==> flow/design.v <==
module hbridgecontroller(
input PCLK, 				 
input PRESERN, 				 
input PSEL, 				 
input PENABLE, 				 
output wire PREADY, 		 
output wire PSLVERR,		 
input PWRITE,				 
input [31:0] PADDR,			 
input wire [31:0] PWDATA,	 
output reg [31:0] PRDATA,	 
output reg motor1_pwm,
output reg motor2_pwm,
output reg [1:0] motor1_ctrl,
output reg [1:0] motor2_ctrl
); 
assign PSLVERR = 0;
assign PREADY = 1;
wire write_enable = (PENABLE && PWRITE && PSEL);
wire read_enable = (!PWRITE && PSEL); 
wire M1CTRL_WRITE = write_enable && (PADDR[15:0] == 16'h0000);
wire M1CTRL_READ = read_enable && (PADDR[15:0] == 16'h0000);
wire M2CTRL_WRITE = write_enable && (PADDR[15:0] == 16'h0004);
wire M2CTRL_READ = read_enable && (PADDR[15:0] == 16'h0004);
wire M1SPEED_WRITE = write_enable && (PADDR[15:0] == 16'h0008);
wire M1SPEED_READ = read_enable && (PADDR[15:0] == 16'h0008);
wire M2SPEED_WRITE = write_enable && (PADDR[15:0] == 16'h000c);
wire M2SPEED_READ = read_enable && (PADDR[15:0] == 16'h000c);
reg [31:0] counter;
parameter PWM_PERIOD = 200000;   
reg [31:0] M1_duty, M2_duty;
reg [31:0] M1_duty_v, M2_duty_v;
always @(posedge PCLK)
begin
    if (!PRESERN) counter = 0;
    else if (counter >= PWM_PERIOD) counter = 0;
    else counter = counter + 1;
    if (counter < M1_duty && M1_duty > (PWM_PERIOD >> 4)) motor1_pwm <= 1;
    else motor1_pwm <= 0;
    if (counter < M2_duty && M2_duty > (PWM_PERIOD >> 4)) motor2_pwm <= 1;
    else motor2_pwm <= 0;
end
always @(posedge PCLK)
begin
    M1_duty_v = M1_duty;
    M2_duty_v = M2_duty;
	if(!PRESERN)
	begin
        M1_duty_v = 0;
        M2_duty_v = 0;
        motor1_ctrl = 2'b10;
        motor2_ctrl = 2'b10;
    end
    if (M1CTRL_WRITE)
    begin
        if (PWDATA != 0) motor1_ctrl = 2'b01;
        else motor1_ctrl = 2'b10;
    end
    else if (M1CTRL_READ)
    begin
        if (motor1_ctrl == 2'b10) PRDATA = 1;
        else PRDATA = 0;
    end
    if (M2CTRL_WRITE)
    begin
        if (PWDATA != 0) motor2_ctrl = 2'b01;
        else motor2_ctrl = 2'b10;
    end
    else if (M2CTRL_READ)
    begin
        if (motor2_ctrl == 2'b10) PRDATA = 1;
        else PRDATA = 0;
    end
    else if (M1SPEED_WRITE) 
    begin
        M1_duty_v = (PWM_PERIOD * PWDATA[15:0]) >> 8;
        if (M1_duty_v > PWM_PERIOD) M1_duty_v = PWM_PERIOD;
    end
    else if (M1SPEED_READ) PRDATA = ( M1_duty_v / PWM_PERIOD );
    else if (M2SPEED_WRITE) 
    begin
        M2_duty_v = (PWM_PERIOD * PWDATA[15:0]) >> 8;
        if (M2_duty_v > PWM_PERIOD) M2_duty_v = PWM_PERIOD;
    end
    else if (M2SPEED_READ) PRDATA = ( M2_duty_v / PWM_PERIOD );
    M1_duty <= M1_duty_v;
    M2_duty <= M2_duty_v;
end
endmodule
# Reports on hbridgecontroller
# The steps from the RTL of hbridgecontroller to its reports follow in flow order.
# Lines are those of the file above, counted from 1.
# Operators: Yosys type, input widths -> output width; for muxes data width and select width s.
# Cell names lack the library's common part.
# A cell with - has no value.
# design
top,hbridgecontroller
clk_port,PCLK
lib,sky130hd
corner,tt_025C_1v80

# After elaboration
# Source: Yosys, flattened and elaborated, memories not mapped. Widths are those after wreduce; folded enables and synchronous resets count as part of the registers. Registers that Yosys merges into a memory's read port (data or address) are not register bits. Print and check cells do not count. Equal cells are merged and count once.
# bits
reg_bits,134
latchBits,0
ramBits,0
mem_bits_ro,0
clocked_rd_ports_x_width,0
n_memories,0
input_bits,69
out_inout_bits,40
word_cells,69
# op_classes
n_addsub,1
mul,1
n_div,2
cmp,6
n_eq,5
shift,0
n_mux,30
n_logic,0
reduce_logical,16
# ops
op,n
$div 32x18->32 const B,2
$mux 32,20
$mul 12x16->26 const A,1
$gt 32x14->1 const B,2
$lt 32x32->1,2
$eq 16x4->1 const B,2
$add 32x1->32 const B,1
$ge 32x18->1 const B,1
$reduce_bool 32->1,1
$gt 24x18->1 const B,1
$mux 24,1
$eq 16x3->1 const B,1
$logic_not 16->1,1
$logic_and 1x1->1,13
$mux 2,5
$eq 2x2->1 const B,2
$mux 1,4
$logic_not 1->1,1

# Logic depth
# Longest topological path by Yosys (ltp), each cell counted once; first at word level (registers and memories cut), then after technology mapping (sequential cells cut; the memories' decode and read muxes count).
# depth
depth_word,11
abc_area,0
ltp_mapped,60
mapped_depth_nobuf,48

# Mapped cells and area
# Yosys stat after the flow's synthesis: flattened, memories mapped to cells. It holds for the ABC_AREA given above (unset counts as 0); a run with the other value may have another netlist.
# by_type
cell,n,area_total_um2
dfxtp_1,134,2.68E+03
ha_1,165,2064.48
fa_1,44,880.845
inv_1,187,701.923
o21ai_0,139,695.667
nand2_1,177,664.387
nor2_1,176,660.634
a21oi_1,127,635.61
xnor2_1,70,613.088
nand3_1,118,590.566
and3_1,53,331.568
nor3_1,56,280.269
mux2i_1,27,270.259
and2_1,41,256.496
xor2_1,29,253.994
nor4_1,38,237.728
o211ai_1,31,232.723
a21o_1,29,217.709
# Not listed: further types 114, cells in them 630.
# synth_totals
cells,2271
synth_area_um2,17362.9
seq_area_um2,2682.6
flip_flops,134
buf_cells,83

# Worst setup path after synthesis
# OpenSTA on the mapped netlist: ideal clock, no wires. The path of least setup slack (recovery checks aside). Input and output delay are each 20% of the period. Register names are those of the netlist, which keeps one name where synthesis merged equal registers.
# synth_path
path_type,input to register
startpoint,input PADDR[3]
endpoint,register PRDATA[0]
clock_period_ns,30.0
input_delay_ns,6.000
setup_ns,0.124
launch_ns,6.000
arrival_time_ns,18.971
t_required_ns,29.876
path_slack_ns,10.905
path_delay_ns,13.095
stages,53
n_path_buf,6
period_less_setup_slack_ns,19.095
# "path_delay_ns" is the arrival time less input delay plus setup time.
# "stages": output pins that drive a net of the path, with the launching flip-flop's if there is one; two outputs of one cell count as two.
# "period_less_setup_slack_ns" = period - worst setup slack (recovery checks aside). The figure is calculated, with input and output delays left at 20% of the set period.
# The rows between start and end are the longest chain of elaborated cells between them; the timing report does not say that the signal goes this way. Where chains are equally long, one stands for them.
# A line is the first line of the expression or statement that the cell stems from. Yosys adds cells for indexed reads and writes and turns some case tables into memories.
# A register here has more assigning lines than the two given.
# synth_between
cell_sequence,buf_4 > inv_2 > or3_1 > buf_2 > buf_2 > o21ai_1 > a21oi_1 > o22ai_1 > nand3_2 > a31oi_4 > mux2_4 > a2111oi_1 > a311o_1 > nand3_1 > nor4_4 > nor2_1 > a211o_2 > nor4_4 > [... 17 more ...] > mux2_4 > a211oi_2 > o311ai_1 > xnor2_1 > nor2_1 > or4_4 > mux2_1 > a221o_1 > buf_2 > a31oi_1 > o31ai_2 > maj3_2 > xnor2_2 > a311o_2 > a21boi_1 > o311ai_1 > nor4b_2 > a21oi_1
elab_chain_cells,10
cone_cells,20
classes_between,eq/ne (3); mux (8); reduce/logical (9)
# synth_lines
item,line,rtl
start: declaration,9,"input [31:0] PADDR,"
$logic_not 16->1,22,wire M1CTRL_READ = read_enable && (PADDR[15:0] == 16'h0000);
$logic_and 1x1->1,22,
$mux 32,59,else if (M1CTRL_READ)
$mux 32,54,if (M1CTRL_WRITE)
$mux 32,85,else if (M2SPEED_READ) PRDATA = ( M2_duty_v / PWM_PERIOD );
$mux 32,80,else if (M2SPEED_WRITE)
$mux 32,79,else if (M1SPEED_READ) PRDATA = ( M1_duty_v / PWM_PERIOD );
$mux 32,74,else if (M1SPEED_WRITE)
$mux 32,69,else if (M2CTRL_READ)
$mux 32,64,if (M2CTRL_WRITE)
end: assignment,79,
end: assignment,85,
end: declaration,11,"output reg [31:0] PRDATA,"

# Timing after layout
# From the final timing report of run 1: the path of least setup slack in the routed layout; clock arrival at registers is part of the times.
# layout_path
path_type,input to register
startpoint,input PADDR[5]
endpoint,register PRDATA[0]
clock_period_ns,30.0
input_delay_ns,6.00
setup_ns,0.12
launch_ns,6.00
arrival_time_ns,25.07
t_required_ns,30.33
path_slack_ns,5.26
stages,50
n_path_buf,2
# A register here has more assigning lines than the two given.
# layout_between
cell_sequence,clkdlybuf4s50_1 > nor4_1 > nand4_1 > nor2_4 > mux2i_1 > a211oi_2 > and3_1 > a311oi_1 > o21ai_1 > o21ai_2 > o22a_1 > a2111oi_2 > o221ai_1 > mux2i_1 > a211o_2 > nor4_4 > o21ai_1 > mux2i_4 > [... 14 more ...] > o21ai_2 > mux2_4 > a211oi_2 > o311ai_1 > xnor2_1 > a21o_2 > a21o_4 > mux2i_1 > xnor2_1 > a21boi_1 > o21ai_1 > a211oi_1 > o31a_1 > a311oi_2 > o211ai_1 > o2111ai_1 > nor4b_2 > a21oi_1
cone_cells,20
classes_between,eq/ne (3); mux (8); reduce/logical (9)
# layout_lines
item,line,rtl
start: declaration,9,"input [31:0] PADDR,"
end: assignment,79,else if (M1SPEED_READ) PRDATA = ( M1_duty_v / PWM_PERIOD );
end: assignment,85,else if (M2SPEED_READ) PRDATA = ( M2_duty_v / PWM_PERIOD );
end: declaration,11,"output reg [31:0] PRDATA,"
# No chain of elaborated cells between the ends is given.

Data sheet: physical implementation of hbridgecontroller

Measured results for hbridgecontroller: 2 stored runs of the Yosys and OpenROAD flow on sky130hd. The settings differ; the order carries no meaning. The constraints put input and output delay at 20% of the set period each and load the outputs with 0.01 pF.
"worst_path_time_ns" = time allowed to the worst setup path (clock period - input delay - output delay, where it has them) - its slack; a late launch clock adds to it, a late capture clock takes from it.
By "total_power_uw" is meant OpenSTA's value without simulated activity: inputs other than the clock are taken to toggle once in ten clock periods, and the tool carries that through the logic.

Run 1, flow files:
==> flow/run.sh <==
#!/bin/bash
# the make line also repeats the synthesis and layout settings of config.mk as NAME=value (left out here)
make -C /OpenROAD-flow-scripts/flow DESIGN_CONFIG=/design/flow/config.mk WORK_HOME=/design/flow/orfs CLKGATE_MAP_FILE= finish
==> flow/config.mk <==
export PLATFORM = sky130hd
export DESIGN_NAME = hbridgecontroller
export DESIGN_NICKNAME = hbridgecontroller
export VERILOG_FILES = /design/flow/design.v
export SDC_FILE = /design/flow/constraint.sdc
export NUM_CORES = 4
export LEC_CHECK = 0
export CAP_MARGIN = 20
export CORE_ASPECT_RATIO = 1.59
export CORE_MARGIN = 7
export CORE_UTILIZATION = 32
export GPL_ROUTABILITY_DRIVEN = 1
export HOLD_SLACK_MARGIN = -0.01
export MIN_ROUTING_LAYER = met2
export SLEW_MARGIN = 30
==> flow/constraint.sdc <==
create_clock -name core_clock -period 30.0 [get_ports {PCLK}]
set_input_delay 6.0000 -clock core_clock [delete_from_list [all_inputs] [get_ports {PCLK}]]
set_output_delay 6.0000 -clock core_clock [all_outputs]
set_load 0.01 [all_outputs]

==> results of run 1, as CSV <==
result,value
total_power_uw,679.8
setup_ws_ns,5.260
cell_area_final_um2,19718.9
worst_path_time_ns,18.74
worstPathKind,"input to register"
yosys_chip_area_um2,17362.9
setupTns_ns,0.000
ws_hold_ns,0.440
total_die_area_um2,61153.2

Run 2, flow files:
==> flow/run.sh <==
#!/bin/bash
# the make line also repeats the synthesis and layout settings of config.mk as NAME=value (left out here)
make -C /OpenROAD-flow-scripts/flow DESIGN_CONFIG=/design/flow/config.mk WORK_HOME=/design/flow/orfs CLKGATE_MAP_FILE= finish
==> flow/config.mk <==
export PLATFORM = sky130hd
export DESIGN_NAME = hbridgecontroller
export DESIGN_NICKNAME = hbridgecontroller
export VERILOG_FILES = /design/flow/design.v
export SDC_FILE = /design/flow/constraint.sdc
export NUM_CORES = 4
export LEC_CHECK = 0
export CAP_MARGIN = 20
export CORE_MARGIN = 2
export CORE_UTILIZATION = 68
export SLEW_MARGIN = 20
==> flow/constraint.sdc <==
create_clock -name core_clock -period 24.5 [get_ports {PCLK}]
set_input_delay 4.9000 -clock core_clock [delete_from_list [all_inputs] [get_ports {PCLK}]]
set_output_delay 4.9000 -clock core_clock [all_outputs]
set_load 0.01 [all_outputs]

==> results of run 2, as CSV <==
result,value
total_power_uw,837.2
setupTns_ns,0.000
ws_hold_ns,0.458
cell_area_final_um2,19168.4
setup_ws_ns,1.345
worst_path_time_ns,18.26
worstPathKind,"input to register"
yosys_chip_area_um2,17362.9
total_die_area_um2,26827.2
